==> flow/design.v <==
module Hq2x #(parameter LENGTH = 16, parameter HALF_DEPTH = 1, parameter DWIDTH = HALF_DEPTH ? 11 : 23)
(
	input             clk,
	input             ce_in,
	input  [DWIDTH:0] inputpixel,
	input             mono,
	input             disable_hq2x,
	input             reset_frame,
	input             reset_line,
	input             ce_out,
	input       [1:0] read_y,
	input             hblank,
	output [DWIDTH:0] outpixel
);
localparam AWIDTH = $clog2(LENGTH)-1;
localparam DWIDTH1 = DWIDTH+1;
function [5:0] hq_table;
	input [7:0] idx;
begin
	case (idx)
		8'd0: hq_table = 6'd19;
		8'd1: hq_table = 6'd19;
		8'd2: hq_table = 6'd26;
		8'd3: hq_table = 6'd11;
		8'd4: hq_table = 6'd19;
		8'd5: hq_table = 6'd19;
		8'd6: hq_table = 6'd26;
		8'd7: hq_table = 6'd11;
		8'd8: hq_table = 6'd23;
		8'd9: hq_table = 6'd15;
		8'd10: hq_table = 6'd47;
		8'd11: hq_table = 6'd35;
		8'd12: hq_table = 6'd23;
		8'd13: hq_table = 6'd15;
		8'd14: hq_table = 6'd55;
		8'd15: hq_table = 6'd39;
		8'd16: hq_table = 6'd19;
		8'd17: hq_table = 6'd19;
		8'd18: hq_table = 6'd26;
		8'd19: hq_table = 6'd58;
		8'd20: hq_table = 6'd19;
		8'd21: hq_table = 6'd19;
		8'd22: hq_table = 6'd26;
		8'd23: hq_table = 6'd58;
		8'd24: hq_table = 6'd23;
		8'd25: hq_table = 6'd15;
		8'd26: hq_table = 6'd35;
		8'd27: hq_table = 6'd35;
		8'd28: hq_table = 6'd23;
		8'd29: hq_table = 6'd15;
		8'd30: hq_table = 6'd7;
		8'd31: hq_table = 6'd35;
		8'd32: hq_table = 6'd19;
		8'd33: hq_table = 6'd19;
		8'd34: hq_table = 6'd26;
		8'd35: hq_table = 6'd11;
		8'd36: hq_table = 6'd19;
		8'd37: hq_table = 6'd19;
		8'd38: hq_table = 6'd26;
		8'd39: hq_table = 6'd11;
		8'd40: hq_table = 6'd23;
		8'd41: hq_table = 6'd15;
		8'd42: hq_table = 6'd55;
		8'd43: hq_table = 6'd39;
		8'd44: hq_table = 6'd23;
		8'd45: hq_table = 6'd15;
		8'd46: hq_table = 6'd51;
		8'd47: hq_table = 6'd43;
		8'd48: hq_table = 6'd19;
		8'd49: hq_table = 6'd19;
		8'd50: hq_table = 6'd26;
		8'd51: hq_table = 6'd58;
		8'd52: hq_table = 6'd19;
		8'd53: hq_table = 6'd19;
		8'd54: hq_table = 6'd26;
		8'd55: hq_table = 6'd58;
		8'd56: hq_table = 6'd23;
		8'd57: hq_table = 6'd15;
		8'd58: hq_table = 6'd51;
		8'd59: hq_table = 6'd35;
		8'd60: hq_table = 6'd23;
		8'd61: hq_table = 6'd15;
		8'd62: hq_table = 6'd7;
		8'd63: hq_table = 6'd43;
		8'd64: hq_table = 6'd19;
		8'd65: hq_table = 6'd19;
		8'd66: hq_table = 6'd26;
		8'd67: hq_table = 6'd11;
		8'd68: hq_table = 6'd19;
		8'd69: hq_table = 6'd19;
		8'd70: hq_table = 6'd26;
		8'd71: hq_table = 6'd11;
		8'd72: hq_table = 6'd23;
		8'd73: hq_table = 6'd61;
		8'd74: hq_table = 6'd35;
		8'd75: hq_table = 6'd35;
		8'd76: hq_table = 6'd23;
		8'd77: hq_table = 6'd61;
		8'd78: hq_table = 6'd51;
		8'd79: hq_table = 6'd35;
		8'd80: hq_table = 6'd19;
		8'd81: hq_table = 6'd19;
		8'd82: hq_table = 6'd26;
		8'd83: hq_table = 6'd11;
		8'd84: hq_table = 6'd19;
		8'd85: hq_table = 6'd19;
		8'd86: hq_table = 6'd26;
		8'd87: hq_table = 6'd11;
		8'd88: hq_table = 6'd23;
		8'd89: hq_table = 6'd15;
		8'd90: hq_table = 6'd51;
		8'd91: hq_table = 6'd35;
		8'd92: hq_table = 6'd23;
		8'd93: hq_table = 6'd15;
		8'd94: hq_table = 6'd51;
		8'd95: hq_table = 6'd35;
		8'd96: hq_table = 6'd19;
		8'd97: hq_table = 6'd19;
		8'd98: hq_table = 6'd26;
		8'd99: hq_table = 6'd11;
		8'd100: hq_table = 6'd19;
		8'd101: hq_table = 6'd19;
		8'd102: hq_table = 6'd26;
		8'd103: hq_table = 6'd11;
		8'd104: hq_table = 6'd23;
		8'd105: hq_table = 6'd61;
		8'd106: hq_table = 6'd7;
		8'd107: hq_table = 6'd35;
		8'd108: hq_table = 6'd23;
		8'd109: hq_table = 6'd61;
		8'd110: hq_table = 6'd7;
		8'd111: hq_table = 6'd43;
		8'd112: hq_table = 6'd19;
		8'd113: hq_table = 6'd19;
		8'd114: hq_table = 6'd26;
		8'd115: hq_table = 6'd11;
		8'd116: hq_table = 6'd19;
		8'd117: hq_table = 6'd19;
		8'd118: hq_table = 6'd26;
		8'd119: hq_table = 6'd58;
		8'd120: hq_table = 6'd23;
		8'd121: hq_table = 6'd15;
		8'd122: hq_table = 6'd51;
		8'd123: hq_table = 6'd35;
		8'd124: hq_table = 6'd23;
		8'd125: hq_table = 6'd61;
		8'd126: hq_table = 6'd7;
		8'd127: hq_table = 6'd43;
		8'd128: hq_table = 6'd19;
		8'd129: hq_table = 6'd19;
		8'd130: hq_table = 6'd26;
		8'd131: hq_table = 6'd11;
		8'd132: hq_table = 6'd19;
		8'd133: hq_table = 6'd19;
		8'd134: hq_table = 6'd26;
		8'd135: hq_table = 6'd11;
		8'd136: hq_table = 6'd23;
		8'd137: hq_table = 6'd15;
		8'd138: hq_table = 6'd47;
		8'd139: hq_table = 6'd35;
		8'd140: hq_table = 6'd23;
		8'd141: hq_table = 6'd15;
		8'd142: hq_table = 6'd55;
		8'd143: hq_table = 6'd39;
		8'd144: hq_table = 6'd19;
		8'd145: hq_table = 6'd19;
		8'd146: hq_table = 6'd26;
		8'd147: hq_table = 6'd11;
		8'd148: hq_table = 6'd19;
		8'd149: hq_table = 6'd19;
		8'd150: hq_table = 6'd26;
		8'd151: hq_table = 6'd11;
		8'd152: hq_table = 6'd23;
		8'd153: hq_table = 6'd15;
		8'd154: hq_table = 6'd51;
		8'd155: hq_table = 6'd35;
		8'd156: hq_table = 6'd23;
		8'd157: hq_table = 6'd15;
		8'd158: hq_table = 6'd51;
		8'd159: hq_table = 6'd35;
		8'd160: hq_table = 6'd19;
		8'd161: hq_table = 6'd19;
		8'd162: hq_table = 6'd26;
		8'd163: hq_table = 6'd11;
		8'd164: hq_table = 6'd19;
		8'd165: hq_table = 6'd19;
		8'd166: hq_table = 6'd26;
		8'd167: hq_table = 6'd11;
		8'd168: hq_table = 6'd23;
		8'd169: hq_table = 6'd15;
		8'd170: hq_table = 6'd55;
		8'd171: hq_table = 6'd39;
		8'd172: hq_table = 6'd23;
		8'd173: hq_table = 6'd15;
		8'd174: hq_table = 6'd51;
		8'd175: hq_table = 6'd43;
		8'd176: hq_table = 6'd19;
		8'd177: hq_table = 6'd19;
		8'd178: hq_table = 6'd26;
		8'd179: hq_table = 6'd11;
		8'd180: hq_table = 6'd19;
		8'd181: hq_table = 6'd19;
		8'd182: hq_table = 6'd26;
		8'd183: hq_table = 6'd11;
		8'd184: hq_table = 6'd23;
		8'd185: hq_table = 6'd15;
		8'd186: hq_table = 6'd51;
		8'd187: hq_table = 6'd39;
		8'd188: hq_table = 6'd23;
		8'd189: hq_table = 6'd15;
		8'd190: hq_table = 6'd7;
		8'd191: hq_table = 6'd43;
		8'd192: hq_table = 6'd19;
		8'd193: hq_table = 6'd19;
		8'd194: hq_table = 6'd26;
		8'd195: hq_table = 6'd11;
		8'd196: hq_table = 6'd19;
		8'd197: hq_table = 6'd19;
		8'd198: hq_table = 6'd26;
		8'd199: hq_table = 6'd11;
		8'd200: hq_table = 6'd23;
		8'd201: hq_table = 6'd15;
		8'd202: hq_table = 6'd51;
		8'd203: hq_table = 6'd35;
		8'd204: hq_table = 6'd23;
		8'd205: hq_table = 6'd15;
		8'd206: hq_table = 6'd51;
		8'd207: hq_table = 6'd39;
		8'd208: hq_table = 6'd19;
		8'd209: hq_table = 6'd19;
		8'd210: hq_table = 6'd26;
		8'd211: hq_table = 6'd11;
		8'd212: hq_table = 6'd19;
		8'd213: hq_table = 6'd19;
		8'd214: hq_table = 6'd26;
		8'd215: hq_table = 6'd11;
		8'd216: hq_table = 6'd23;
		8'd217: hq_table = 6'd15;
		8'd218: hq_table = 6'd51;
		8'd219: hq_table = 6'd35;
		8'd220: hq_table = 6'd23;
		8'd221: hq_table = 6'd15;
		8'd222: hq_table = 6'd7;
		8'd223: hq_table = 6'd35;
		8'd224: hq_table = 6'd19;
		8'd225: hq_table = 6'd19;
		8'd226: hq_table = 6'd26;
		8'd227: hq_table = 6'd11;
		8'd228: hq_table = 6'd19;
		8'd229: hq_table = 6'd19;
		8'd230: hq_table = 6'd26;
		8'd231: hq_table = 6'd11;
		8'd232: hq_table = 6'd23;
		8'd233: hq_table = 6'd15;
		8'd234: hq_table = 6'd51;
		8'd235: hq_table = 6'd35;
		8'd236: hq_table = 6'd23;
		8'd237: hq_table = 6'd15;
		8'd238: hq_table = 6'd7;
		8'd239: hq_table = 6'd43;
		8'd240: hq_table = 6'd19;
		8'd241: hq_table = 6'd19;
		8'd242: hq_table = 6'd26;
		8'd243: hq_table = 6'd11;
		8'd244: hq_table = 6'd19;
		8'd245: hq_table = 6'd19;
		8'd246: hq_table = 6'd26;
		8'd247: hq_table = 6'd11;
		8'd248: hq_table = 6'd23;
		8'd249: hq_table = 6'd15;
		8'd250: hq_table = 6'd7;
		8'd251: hq_table = 6'd35;
		8'd252: hq_table = 6'd23;
		8'd253: hq_table = 6'd15;
		8'd254: hq_table = 6'd7;
		8'd255: hq_table = 6'd43;
		default: hq_table = 6'd0;
	endcase
end
endfunction
wire [5:0] hqrule = hq_table(nextpatt);
reg [23:0] Prev0, Prev1, Prev2, Curr0, Curr1, Curr2, Next0, Next1, Next2;
reg [23:0] A, B, D, F, G, H;
reg  [7:0] pattern, nextpatt;
reg  [1:0] cyc;
reg  curbuf;
reg  prevbuf;
wire iobuf = !curbuf;
wire diff0, diff1;
DiffCheck diffcheck0(Curr1, (cyc == 0) ? Prev0 : (cyc == 1) ? Curr0 : (cyc == 2) ? Prev2 : Next1, diff0);
DiffCheck diffcheck1(Curr1, (cyc == 0) ? Prev1 : (cyc == 1) ? Next0 : (cyc == 2) ? Curr2 : Next2, diff1);
wire [7:0] new_pattern = {diff1, diff0, pattern[7:2]};
wire [23:0] X = (cyc == 0) ? A : (cyc == 1) ? Prev1 : (cyc == 2) ? Next1 : G;
wire [23:0] blend_result_pre;
Blend blender(clk, ce_in, disable_hq2x ? 6'd0 : hqrule, Curr0, X, B, D, F, H, blend_result_pre);
wire [DWIDTH:0] Curr20tmp;
wire     [23:0] Curr20 = HALF_DEPTH ? h2rgb(Curr20tmp) : Curr20tmp;
wire [DWIDTH:0] Curr21tmp;
wire     [23:0] Curr21 = HALF_DEPTH ? h2rgb(Curr21tmp) : Curr21tmp;
reg  [AWIDTH:0] wrin_addr2;
reg  [DWIDTH:0] wrpix;
reg             wrin_en;
function [23:0] h2rgb;
	input [11:0] v;
begin
	h2rgb = mono ? {v[7:0], v[7:0], v[7:0]} : {v[11:8],v[11:8],v[7:4],v[7:4],v[3:0],v[3:0]};
end
endfunction
function [11:0] rgb2h;
	input [23:0] v;
begin
	rgb2h = mono ? {4'b0000, v[23:20], v[19:16]} : {v[23:20], v[15:12], v[7:4]};
end
endfunction
hq2x_in #(.LENGTH(LENGTH), .DWIDTH(DWIDTH)) hq2x_in
(
	.clk(clk),
	.rdaddr(offs),
	.rdbuf0(prevbuf),
	.rdbuf1(curbuf),
	.q0(Curr20tmp),
	.q1(Curr21tmp),
	.wraddr(wrin_addr2),
	.wrbuf(iobuf),
	.data(wrpix),
	.wren(wrin_en)
);
reg     [AWIDTH+1:0] read_x;
reg     [AWIDTH+1:0] wrout_addr; 
reg                  wrout_en;
reg  [DWIDTH1*4-1:0] wrdata, wrdata_pre;
wire [DWIDTH1*4-1:0] outpixel_x4;
reg  [DWIDTH1*2-1:0] outpixel_x2;
assign outpixel = read_x[0] ? outpixel_x2[DWIDTH1*2-1:DWIDTH1] : outpixel_x2[DWIDTH:0];
hq2x_buf #(.NUMWORDS(LENGTH*2), .AWIDTH(AWIDTH+1), .DWIDTH(DWIDTH1*4-1)) hq2x_out
(
	.clock(clk),
	.rdaddress({read_x[AWIDTH+1:1],read_y[1]}),
	.q(outpixel_x4),
	.data(wrdata),
	.wraddress(wrout_addr),
	.wren(wrout_en)
);
always @(posedge clk) begin
	if(ce_out) begin
		if(read_x[0]) outpixel_x2 <= read_y[0] ? outpixel_x4[DWIDTH1*4-1:DWIDTH1*2] : outpixel_x4[DWIDTH1*2-1:0];
		if(~hblank & ~&read_x) read_x <= read_x + 1'd1;
		if(hblank) read_x <= 0;
	end
end
wire [DWIDTH:0] blend_result = HALF_DEPTH ? rgb2h(blend_result_pre) : blend_result_pre[DWIDTH:0];
reg [AWIDTH:0] offs;
reg old_reset_line;
reg old_reset_frame;
reg [3:0] wrdata_finished;
reg [AWIDTH+1:0] waddr;
always @(posedge clk) begin
	wrout_en <= 0;
	wrin_en  <= 0;
	if(ce_in) begin
		case(cyc)
			0: wrdata[DWIDTH:0]                   <= blend_result;
			1: wrdata[DWIDTH1+DWIDTH:DWIDTH1]     <= blend_result;
			2: wrdata[DWIDTH1*3+DWIDTH:DWIDTH1*3] <= blend_result;
			3: wrdata[DWIDTH1*2+DWIDTH:DWIDTH1*2] <= blend_result;
		endcase
		wrdata_finished <= wrdata_finished << 1;
		if(wrdata_finished[3]) begin
			wrout_en <= 1;
			wrout_addr <= waddr;
		end
		if(~&offs) begin
			if (cyc == 1) begin
				Prev2 <= Curr20;
				Curr2 <= Curr21;
				Next2 <= HALF_DEPTH ? h2rgb(inputpixel) : inputpixel;
				wrpix <= inputpixel;
				wrin_addr2 <= offs;
				wrin_en <= 1;
			end
			if(cyc==3) begin
				offs <= offs + 1'd1;
				waddr <= {offs, curbuf};
				wrdata_finished[0] <= 1;
			end
		end
		pattern <= new_pattern;
		if(cyc==3) begin
			nextpatt <= {new_pattern[7:6], new_pattern[3], new_pattern[5], new_pattern[2], new_pattern[4], new_pattern[1:0]};
			{A, G} <= {Prev0, Next0};
			{B, F, H, D} <= {Prev1, Curr2, Next1, Curr0};
			{Prev0, Prev1} <= {Prev1, Prev2};
			{Curr0, Curr1} <= {Curr1, Curr2};
			{Next0, Next1} <= {Next1, Next2};
		end else begin
			nextpatt <= {nextpatt[5], nextpatt[3], nextpatt[0], nextpatt[6], nextpatt[1], nextpatt[7], nextpatt[4], nextpatt[2]};
			{B, F, H, D} <= {F, H, D, B};
		end
		cyc <= cyc + 1'b1;
		if(old_reset_line && ~reset_line) begin
			old_reset_frame <= reset_frame;
			offs <= 0;
			cyc <= 0;
			curbuf <= ~curbuf;
			prevbuf <= curbuf;
			{Prev0, Prev1, Prev2, Curr0, Curr1, Curr2, Next0, Next1, Next2} <= '0;
			if(old_reset_frame & ~reset_frame) begin
				curbuf <= 0;
				prevbuf <= 0;
			end
		end
		old_reset_line  <= reset_line;
	end
end
endmodule
module hq2x_in #(parameter LENGTH = 16, parameter DWIDTH = 11, parameter AWIDTH = $clog2(LENGTH)-1)
(
	input            clk,
	input [AWIDTH:0] rdaddr,
	input            rdbuf0, rdbuf1,
	output[DWIDTH:0] q0,q1,
	input [AWIDTH:0] wraddr,
	input            wrbuf,
	input [DWIDTH:0] data,
	input            wren
);
wire  [DWIDTH:0] out0, out1;
assign q0 = rdbuf0 ? out1 : out0;
assign q1 = rdbuf1 ? out1 : out0;
hq2x_buf #(.NUMWORDS(LENGTH), .AWIDTH(AWIDTH), .DWIDTH(DWIDTH)) buf0(clk,data,rdaddr,wraddr,wren && (wrbuf == 0),out0);
hq2x_buf #(.NUMWORDS(LENGTH), .AWIDTH(AWIDTH), .DWIDTH(DWIDTH)) buf1(clk,data,rdaddr,wraddr,wren && (wrbuf == 1),out1);
endmodule
module hq2x_buf #(parameter NUMWORDS = 16, parameter AWIDTH = 3, parameter DWIDTH = 11)
(
	input                 clock,
	input      [DWIDTH:0] data,
	input      [AWIDTH:0] rdaddress,
	input      [AWIDTH:0] wraddress,
	input                 wren,
	output reg [DWIDTH:0] q
);
reg [DWIDTH:0] ram[0:NUMWORDS-1];
always_ff@(posedge clock) begin
	if(wren) ram[wraddress] <= data;
	q <= ram[rdaddress];
end
endmodule
module DiffCheck
(
	input [23:0] rgb1,
	input [23:0] rgb2,
	output       result
);
	wire [7:0] r = rgb1[7:1]   - rgb2[7:1];
	wire [7:0] g = rgb1[15:9]  - rgb2[15:9];
	wire [7:0] b = rgb1[23:17] - rgb2[23:17];
	wire [8:0] t = $signed(r) + $signed(b);
	wire [9:0] y = $signed(t) + $signed({g[7], g});
	wire [8:0] u = $signed(r) - $signed(b);
	wire [9:0] v = $signed({g, 1'b0}) - $signed(t);
	wire y_inside = (y < 10'h60 || y >= 10'h3a0);
	wire u_inside = (!u[8:4] || &u[8:4]);  
	wire v_inside = (v < 10'h18 || v >= 10'h3e8);
	assign result = !(y_inside && u_inside && v_inside);
endmodule
module Blend
(
	input         clk,
	input         clk_en,
	input   [5:0] rule,
	input  [23:0] E,
	input  [23:0] A,
	input  [23:0] B,
	input  [23:0] D,
	input  [23:0] F,
	input  [23:0] H,
	output reg [23:0] Result
);
	localparam BLEND1 = 7'b110_10_00;  
	localparam BLEND2 = 7'b100_10_10;  
	localparam BLEND3 = 7'b101_10_01;  
	localparam BLEND4 = 7'b110_01_01;  
	localparam BLEND5 = 7'b010_11_11;  
	localparam BLEND6 = 7'b111_00_00;  
	reg [23:0] a,b,d,e,h,f;
	reg  [3:0] bl_rule;
	reg  [1:0] df_rule;
	always @(posedge clk) if (clk_en) begin
		{bl_rule,df_rule} <= rule;
		a <= A; b <= B; d <= D; e <= E; f <= F; h <= H;
	end
	wire is_diff;
	DiffCheck diff_checker(df_rule[1] ? b : h, df_rule[0] ? d : f, is_diff);
	reg [23:0] i10,i20,i30;
	reg  [6:0] op0;
	always @(posedge clk) if (clk_en) begin
		i10 <= e;
		case({!is_diff, bl_rule})
		1,11,12,13,17: {op0, i20, i30} <= {BLEND1, a, 24'd0};
		      2,14,18: {op0, i20, i30} <= {BLEND1, d, 24'd0};
		      3,15,19: {op0, i20, i30} <= {BLEND1, b, 24'd0};
			4,20,24,27: {op0, i20, i30} <= {BLEND2, d, b};
			      5,21: {op0, i20, i30} <= {BLEND2, a, b};
			      6,22: {op0, i20, i30} <= {BLEND2, a, d};
		        25,29: {op0, i20, i30} <= {BLEND5, d, b};
			        26: {op0, i20, i30} <= {BLEND6, d, b};
			        28: {op0, i20, i30} <= {BLEND4, d, b};
			        30: {op0, i20, i30} <= {BLEND3, b, d};
			        31: {op0, i20, i30} <= {BLEND3, d, b};
		      default: {op0, i20, i30} <= {BLEND1, e, 24'd0}; 
		endcase
	end
	reg [23:0] i1,i2,i3;
	reg  [6:0] op;
	always @(posedge clk) if (clk_en) begin
		op <= op0; i1 <= i10; i2 <= i20; i3 <= i30;
	end
	function  [34:0] mul24x3;
		input  [23:0] op1;
		input   [2:0] op2;
	begin
		mul24x3 = 0;
		if(op2[0]) mul24x3 = mul24x3 + {op1[23:16], 4'b0000, op1[15:8], 4'b0000, op1[7:0]};
		if(op2[1]) mul24x3 = mul24x3 + {op1[23:16], 4'b0000, op1[15:8], 4'b0000, op1[7:0], 1'b0};
		if(op2[2]) mul24x3 = mul24x3 + {op1[23:16], 4'b0000, op1[15:8], 4'b0000, op1[7:0], 2'b00};
	end
	endfunction
	wire [35:0] res = {mul24x3(i1, op[6:4]), 1'b0} + mul24x3(i2, {op[3:2], !op[3:2]}) + mul24x3(i3, {op[1:0], !op[3:2]});
	always @(posedge clk) if (clk_en) Result <= {res[35:28],res[23:16],res[11:4]};
endmodule
### Reports on Hq2x

Module Hq2x before and after one edit of its RTL, step after step.
Lines under "before" count in the file above, lines under "after" in the edited file.
"difference": "after" minus "before" as printed here.
The mark - stands for no value.

* top module: Hq2x
* clock input: clk
* cell library: sky130hd
* timing corner: tt_025C_1v80

### Edit of the RTL

The edit as a unified diff against the file above.
This change comes from a script, not from a designer. The edited design behaves differently; no optimisation was intended.

```diff
@@ -426,5 +426,5 @@
 );
 wire  [DWIDTH:0] out0, out1;
-assign q0 = rdbuf0 ? out1 : out0;
+assign q0 = out0;
 assign q1 = rdbuf1 ? out1 : out0;
 hq2x_buf #(.NUMWORDS(LENGTH), .AWIDTH(AWIDTH), .DWIDTH(DWIDTH)) buf0(clk,data,rdaddr,wraddr,wren && (wrbuf == 0),out0);
```

### After elaboration

Yosys after proc, flatten, opt, wreduce and memory -nomap, before mapping. Print and check cells are not counted. Equal cells are merged and count once.
Memory sizes are those after Yosys's memory passes, which may raise the word count (mostly to a power of two), join words into wider ones and drop unused or constant bits.

Storage and ports
* register bits after elaboration: before 821, after 820, difference -1
* latch bits: before 0, after 0, difference 0
* RAM bits: before 1920, after 1920, difference 0
* memory bits (read-only): before 1536, after 1536, difference 0
* clocked read ports x word width: before 78, after 78, difference 0
* memories kept: before 4, after 4, difference 0

Memory list
* shape (words x width / read and write ports): before 256x6 r1 w0; hq2x_out.ram 32x48 r1 w1; hq2x_in.buf0.ram 16x12 r1 w1; hq2x_in.buf1.ram 16x12 r1 w1, after 256x6 r1 w0; hq2x_out.ram 32x48 r1 w1; hq2x_in.buf0.ram 16x12 r1 w1; hq2x_in.buf1.ram 16x12 r1 w1

Operators by class
* $add $sub $neg: before 32, after 32, difference 0
* multipliers: before 0, after 0, difference 0
* divide/modulo/power cells: before 0, after 0, difference 0
* $lt $le $gt $ge: before 12, after 12, difference 0
* equality and inequality tests: before 29, after 29, difference 0
* shifts and indexed selects: before 0, after 0, difference 0
* mux-type cells: before 63, after 62, difference -1
* bitwise gates (word level): before 8, after 8, difference 0
* reduce/logical cells: before 57, after 57, difference 0

Operators with widths
* 2-to-1 mux 12 bit: before 6, after 5, difference -1

Operator kinds equal on both sides are left out: 52.

### Depth

Longest topological path by Yosys (ltp), each cell counted once; first at word level (registers and memories cut), then after technology mapping (sequential cells cut; the memories' decode and read muxes count).

Logic depth
* depth after elaboration: before 13, after 13, difference 0
* ABC_AREA: before 0, after 0
* depth in mapped cells: before 32, after 32, difference 0
* gate-level depth less buffers: before 29, after 30, difference +1

### After synthesis

Source: synth_stat.txt of the flow (Yosys; design flattened, memories mapped). It holds for the ABC_AREA given above (unset counts as 0); a run with the other value may have another netlist.

Synthesis totals
* standard cells after synthesis: before 6951, after 6818, difference -133
* chip area (Yosys) (sq um): before 121895.7, after 121250.0, difference -645.7
* area of sequential cells (sq um): before 83430.0, after 83400.0, difference -30.0
* flip-flops: before 2803, after 2802, difference -1
* buffer cells: before 324, after 310, difference -14

Cells by type
* sky130_fd_sc_hd__o21ai_0: before 227, after 159, difference -68
* sky130_fd_sc_hd__a221o_1: before 0, after 50, difference +50
* sky130_fd_sc_hd__inv_1: before 276, after 249, difference -27
* sky130_fd_sc_hd__a22o_1: before 29, after 4, difference -25
* sky130_fd_sc_hd__and3_1: before 28, after 4, difference -24
* sky130_fd_sc_hd__a22oi_1: before 27, after 51, difference +24
* sky130_fd_sc_hd__a41oi_1: before 25, after 2, difference -23
* sky130_fd_sc_hd__o2111ai_1: before 26, after 5, difference -21
* sky130_fd_sc_hd__clkbuf_1: before 261, after 243, difference -18
* sky130_fd_sc_hd__a21oi_1: before 316, after 332, difference +16
* sky130_fd_sc_hd__o21bai_1: before 73, after 88, difference +15
* sky130_fd_sc_hd__nand2_1: before 168, after 158, difference -10
* sky130_fd_sc_hd__mux2i_1: before 146, after 136, difference -10
* sky130_fd_sc_hd__o31ai_1: before 16, after 7, difference -9
* sky130_fd_sc_hd__xnor2_1: before 136, after 144, difference +8
* sky130_fd_sc_hd__buf_1: before 54, after 62, difference +8
* sky130_fd_sc_hd__nor2_1: before 315, after 322, difference +7
* sky130_fd_sc_hd__and2_1: before 237, after 244, difference +7

Cell types equal on both sides are left out: 11.
The list need not be complete.
The figures by module come from a second, unflattened synthesis with its own total; it is not the netlist above.

Second synthesis, totals
* cells (unflattened synthesis): before 8209, after 8196, difference -13
* area (unflattened synthesis) (sq um): before 125181.3, after 124997.4, difference -183.9

Each row is one instance without its submodules.

By module, before
* hq2x_buf: instances 1, cells 3365, area 60723.2 sq um, sequential area 47085.2 sq um
* Hq2x: instances 1, cells 1548, area 21882.2 sq um, sequential area 14904.3 sq um
* Blend: instances 1, cells 1758, area 20704.9 sq um, sequential area 9969.6 sq um
* hq2x_buf: instances 2, cells 329, area 7599.8 sq um, sequential area 6005.8 sq um
* DiffCheck: instances 3, cells 284, area 2097.0 sq um, sequential area 0.0 sq um
* hq2x_in: instances 1, cells 28, area 380.4 sq um, sequential area 0.0 sq um

By module, after
* hq2x_buf: instances 1, cells 3365, area 60723.2 sq um, sequential area 47085.2 sq um
* Hq2x: instances 1, cells 1548, area 21882.2 sq um, sequential area 14904.3 sq um
* Blend: instances 1, cells 1758, area 20704.9 sq um, sequential area 9969.6 sq um
* hq2x_buf: instances 2, cells 329, area 7599.8 sq um, sequential area 6005.8 sq um
* DiffCheck: instances 3, cells 284, area 2097.0 sq um, sequential area 0.0 sq um
* hq2x_in: instances 1, cells 15, area 196.4 sq um, sequential area 0.0 sq um

### Worst setup path after synthesis

Source: OpenSTA report_checks on the synthesized netlist (no wires, ideal clock, input and output delay 20% of the period each), path of least setup slack; recovery checks are left aside. Register names are those of the netlist, which keeps one name where synthesis merged equal registers.

Path post-synthesis
* path kind: before input -> register, after input -> register
* from: before input port ce_in, after input port ce_in
* to: before register Curr0[0], after register Curr0[0]
* period (ns): before 8.0, after 8.0, difference 0.0
* input delay (ns): before 1.600, after 1.600, difference 0.000
* setup time (ns): before 0.527, after 0.527, difference 0.000
* launch time at the first pin (ns): before 1.600, after 1.600, difference 0.000
* arrival time (ns): before 6.636, after 6.636, difference 0.000
* data required time (ns): before 7.473, after 7.473, difference 0.000
* slack (ns): before 0.837, after 0.837, difference 0.000
* delay of the path (ns): before 5.563, after 5.563, difference 0.000
* stages: before 2, after 2, difference 0
* period reached after synthesis (ns): before 7.163, after 7.163, difference 0.000

"delay of the path" = arrival - input delay + setup time.
"stages": output pins that drive a net of the path, with the launching flip-flop's if there is one; two outputs of one cell count as two.
"period reached after synthesis" is the clock period less the worst setup slack; recovery checks do not enter. This is arithmetic on one report: input and output delays are still those of the set period (20% each).
The rows between start and end are the longest chain of elaborated cells between them; the timing report does not say that the signal goes this way. Where chains are equally long, one stands for them.
Each line given opens the expression or statement behind the cell; cells for indexed reads and writes are added by Yosys, which also makes memories of some case tables.

On the way, post-synthesis, before:
* cells stage by stage: sky130_fd_sc_hd__and2_1 > sky130_fd_sc_hd__nand2b_1
* length of the longest elaborated chain: 1
* elaborated cells on any way between the ends: 1
* source lines of those cells: 0
* classes of those cells: reduce/logical: 1

Ends and longest elaborated chain, post-synthesis, before
* start: declaration: RTL line 4 `input ce_in,`
* AND reduction 2 bit
* end: declaration: RTL line 282 `reg [23:0] Prev0, Prev1, Prev2, Curr0, Curr1, Curr2, Next0, Next1, Next2;`

On the way, post-synthesis, after:
* cells stage by stage: sky130_fd_sc_hd__and2_1 > sky130_fd_sc_hd__nand2b_1
* length of the longest elaborated chain: 1
* elaborated cells on any way between the ends: 1
* source lines of those cells: 0
* classes of those cells: reduce/logical: 1

Ends and longest elaborated chain, post-synthesis, after
* start: declaration: RTL line 4 `input ce_in,`
* AND reduction 2 bit
* end: declaration: RTL line 282 `reg [23:0] Prev0, Prev1, Prev2, Curr0, Curr1, Curr2, Next0, Next1, Next2;`

### Worst path after layout

From the final timing report of each run of set A: the path of least setup slack in the routed layout; clock arrival at registers is part of the times.

Path post-layout
* path kind: before register -> register, after register -> register
* from: before register blender.op[2], after register blender.df_rule[1]
* to: before register blender.Result[19], after register blender.i20[18]
* period (ns): before 7.21, after 7.21, difference 0.00
* setup time (ns): before 0.13, after 0.26, difference +0.13
* launch time at the first pin (ns): before 0.85, after 0.83, difference -0.02
* arrival time (ns): before 7.51, after 7.30, difference -0.21
* data required time (ns): before 7.97, after 7.78, difference -0.19
* slack (ns): before 0.46, after 0.49, difference +0.03
* stages: before 32, after 26, difference -6

The rows between start and end are the longest chain of elaborated cells between them; the timing report does not say that the signal goes this way. Where chains are equally long, one stands for them.

On the way, post-layout, before:
* cells stage by stage: sky130_fd_sc_hd__edfxtp_1 > sky130_fd_sc_hd__nor2_4 > sky130_fd_sc_hd__buf_4 > sky130_fd_sc_hd__nand2_1 > sky130_fd_sc_hd__inv_1 > sky130_fd_sc_hd__ha_1 > sky130_fd_sc_hd__inv_1 > sky130_fd_sc_hd__o21bai_1 > sky130_fd_sc_hd__a21oi_1 > sky130_fd_sc_hd__nor2_1 > sky130_fd_sc_hd__nor2_1 > sky130_fd_sc_hd__xnor2_1 > sky130_fd_sc_hd__mux2_2 > sky130_fd_sc_hd__ha_1 > sky130_fd_sc_hd__inv_1 > sky130_fd_sc_hd__o21bai_1 > sky130_fd_sc_hd__a21oi_1 > sky130_fd_sc_hd__xnor2_1 > sky130_fd_sc_hd__mux2i_1 > sky130_fd_sc_hd__fa_1 > sky130_fd_sc_hd__inv_1 > sky130_fd_sc_hd__ha_1 > sky130_fd_sc_hd__nand4_1 > sky130_fd_sc_hd__o22ai_1 > sky130_fd_sc_hd__a211oi_1 > sky130_fd_sc_hd__o21ai_0 > sky130_fd_sc_hd__a41o_1 > sky130_fd_sc_hd__o311ai_0 > sky130_fd_sc_hd__buf_4 > sky130_fd_sc_hd__o21ai_0 > sky130_fd_sc_hd__a2111o_1 > sky130_fd_sc_hd__nand3_1
* length of the longest elaborated chain: 8
* elaborated cells on any way between the ends: 13
* source lines of those cells: 4
* classes of those cells: add/sub: 6; mux: 6; reduce/logical: 1

Ends and longest elaborated chain, post-layout, before
* start: declaration: RTL line 514 `reg [6:0] op;`
* start: assignment: RTL line 516 `op <= op0; i1 <= i10; i2 <= i20; i3 <= i30;`
* zero test 2 bit: RTL line 528 `wire [35:0] res = {mul24x3(i1, op[6:4]), 1'b0} + mul24x3(i2, {op[3:2], !op[3:2]}) + mul24x3(i3, {op[1:0], !op[ ...`
* 2-to-1 mux 32 bit: RTL line 523 `if(op2[0]) mul24x3 = mul24x3 + {op1[23:16], 4'b0000, op1[15:8], 4'b0000, op1[7:0]};`
* adder 32 x 33 -> 34 bit: RTL line 524 `if(op2[1]) mul24x3 = mul24x3 + {op1[23:16], 4'b0000, op1[15:8], 4'b0000, op1[7:0], 1'b0};`
* 2-to-1 mux 35 bit: RTL line 524
* adder 35 x 34 -> 35 bit: RTL line 525 `if(op2[2]) mul24x3 = mul24x3 + {op1[23:16], 4'b0000, op1[15:8], 4'b0000, op1[7:0], 2'b00};`
* 2-to-1 mux 35 bit: RTL line 525
* adder 36 x 35 -> 36 bit x2: RTL line 528
* end: assignment: RTL line 529 `always @(posedge clk) if (clk_en) Result <= {res[35:28],res[23:16],res[11:4]};`
* end: declaration: RTL line 477 `output reg [23:0] Result`

On the way, post-layout, after:
* cells stage by stage: sky130_fd_sc_hd__edfxtp_1 > sky130_fd_sc_hd__buf_4 > sky130_fd_sc_hd__mux2_2 > sky130_fd_sc_hd__ha_1 > sky130_fd_sc_hd__inv_1 > sky130_fd_sc_hd__o21ai_0 > sky130_fd_sc_hd__a21oi_1 > sky130_fd_sc_hd__o21bai_1 > sky130_fd_sc_hd__xor2_1 > sky130_fd_sc_hd__ha_1 > sky130_fd_sc_hd__inv_1 > sky130_fd_sc_hd__o21bai_1 > sky130_fd_sc_hd__a21oi_1 > sky130_fd_sc_hd__xnor2_1 > sky130_fd_sc_hd__inv_1 > sky130_fd_sc_hd__ha_1 > sky130_fd_sc_hd__or3_1 > sky130_fd_sc_hd__nor3_1 > sky130_fd_sc_hd__o31ai_1 > sky130_fd_sc_hd__a211oi_1 > sky130_fd_sc_hd__a221o_1 > sky130_fd_sc_hd__o2111ai_4 > sky130_fd_sc_hd__mux2i_2 > sky130_fd_sc_hd__buf_4 > sky130_fd_sc_hd__a221o_1 > sky130_fd_sc_hd__a221o_1
* length of the longest elaborated chain: 11
* elaborated cells on any way between the ends: 48
* source lines of those cells: 13
* classes of those cells: add/sub: 7; compare: 4; eq/ne: 25; mux: 2; reduce/logical: 10

Ends and longest elaborated chain, post-layout, after
* start: declaration: RTL line 487 `reg [1:0] df_rule;`
* 2-to-1 mux 24 bit: RTL line 493 `DiffCheck diff_checker(df_rule[1] ? b : h, df_rule[0] ? d : f, is_diff);`
* subtractor 7 x 7 -> 8 bit: RTL line 454 `wire [7:0] r = rgb1[7:1] - rgb2[7:1];`
* adder 8 x 8 -> 9 bit: RTL line 457 `wire [8:0] t = $signed(r) + $signed(b);`
* adder 9 x 8 -> 10 bit: RTL line 458 `wire [9:0] y = $signed(t) + $signed({g[7], g});`
* < comparator 10 x 7 -> 1 bit: RTL line 461 `wire y_inside = (y < 10'h60 || y >= 10'h3a0);`
* logical OR 1 bit: RTL line 461
* logical AND 1 bit x2: RTL line 464 `assign result = !(y_inside && u_inside && v_inside);`
* == test 5 x 2 -> 1 bit: RTL line 498 `case({!is_diff, bl_rule})`
* OR reduction 12 bit
* case mux 24 bit (select 3 bit): RTL line 498
* end: declaration: RTL line 494 `reg [23:0] i10,i20,i30;`

### Flow runs

Runs of the flow (Yosys, OpenROAD) on both versions; the two runs of a pair have the same settings. The constraints put input and output delay at 20% of the set period each and load the outputs with 0.01 pF.

Flow settings, set A:
* CORE_UTILIZATION: 45
* PLACE_DENSITY: 0.6
* period_ns: 7.21
* CAP_MARGIN: 20
* CORE_MARGIN: 2
* SLEW_MARGIN: 20

Final reports, set A
* netlist area reported by Yosys (sq um): before 121895.7, after 121250.0, difference -645.7
* total die area (sq um): before 275058.0, after 273613.0, difference -1445.0
* standard-cell area after layout (sq um): before 137003.0, after 136018.0, difference -985.0
* smallest setup slack (ns): before 0.456, after 0.489, difference +0.033
* total negative setup slack (ns): before 0.000, after 0.000, difference 0.000
* overall power (mW): before 43.577, after 43.736, difference +0.159
* achieved clock period (ns): before 6.754, after 6.721, difference -0.033

Flow settings, set B:
* CELL_PAD_IN_SITES_DETAIL_PLACEMENT: 1
* CELL_PAD_IN_SITES_GLOBAL_PLACEMENT: 3
* CORE_ASPECT_RATIO: 0.56
* CORE_UTILIZATION: 54
* CTS_CLUSTER_DIAMETER: 213
* CTS_CLUSTER_SIZE: 50
* MIN_ROUTING_LAYER: met1
* SETUP_SLACK_MARGIN: 0.71
* period_ns: 9.31
* CAP_MARGIN: 20
* CORE_MARGIN: 2
* SLEW_MARGIN: 20

Final reports, set B
* netlist area reported by Yosys (sq um): before 121895.7, after 121250.0, difference -645.7
* total die area (sq um): before 229708.0, after 228505.0, difference -1203.0
* standard-cell area after layout (sq um): before 128438.0, after 127833.0, difference -605.0
* smallest setup slack (ns): before 1.647, after 1.433, difference -0.214
* total negative setup slack (ns): before 0.000, after 0.000, difference 0.000
* overall power (mW): before 27.746, after 27.941, difference +0.195
* achieved clock period (ns): before 7.663, after 7.877, difference +0.214

"achieved clock period" is the run's clock period less its worst setup slack. It is reckoned from that one timing run; input and output delays stay at 20% of the period that was set.
By "overall power" is meant OpenSTA's value without simulated activity: inputs other than the clock are taken to toggle once in ten clock periods, and the tool carries that through the logic.
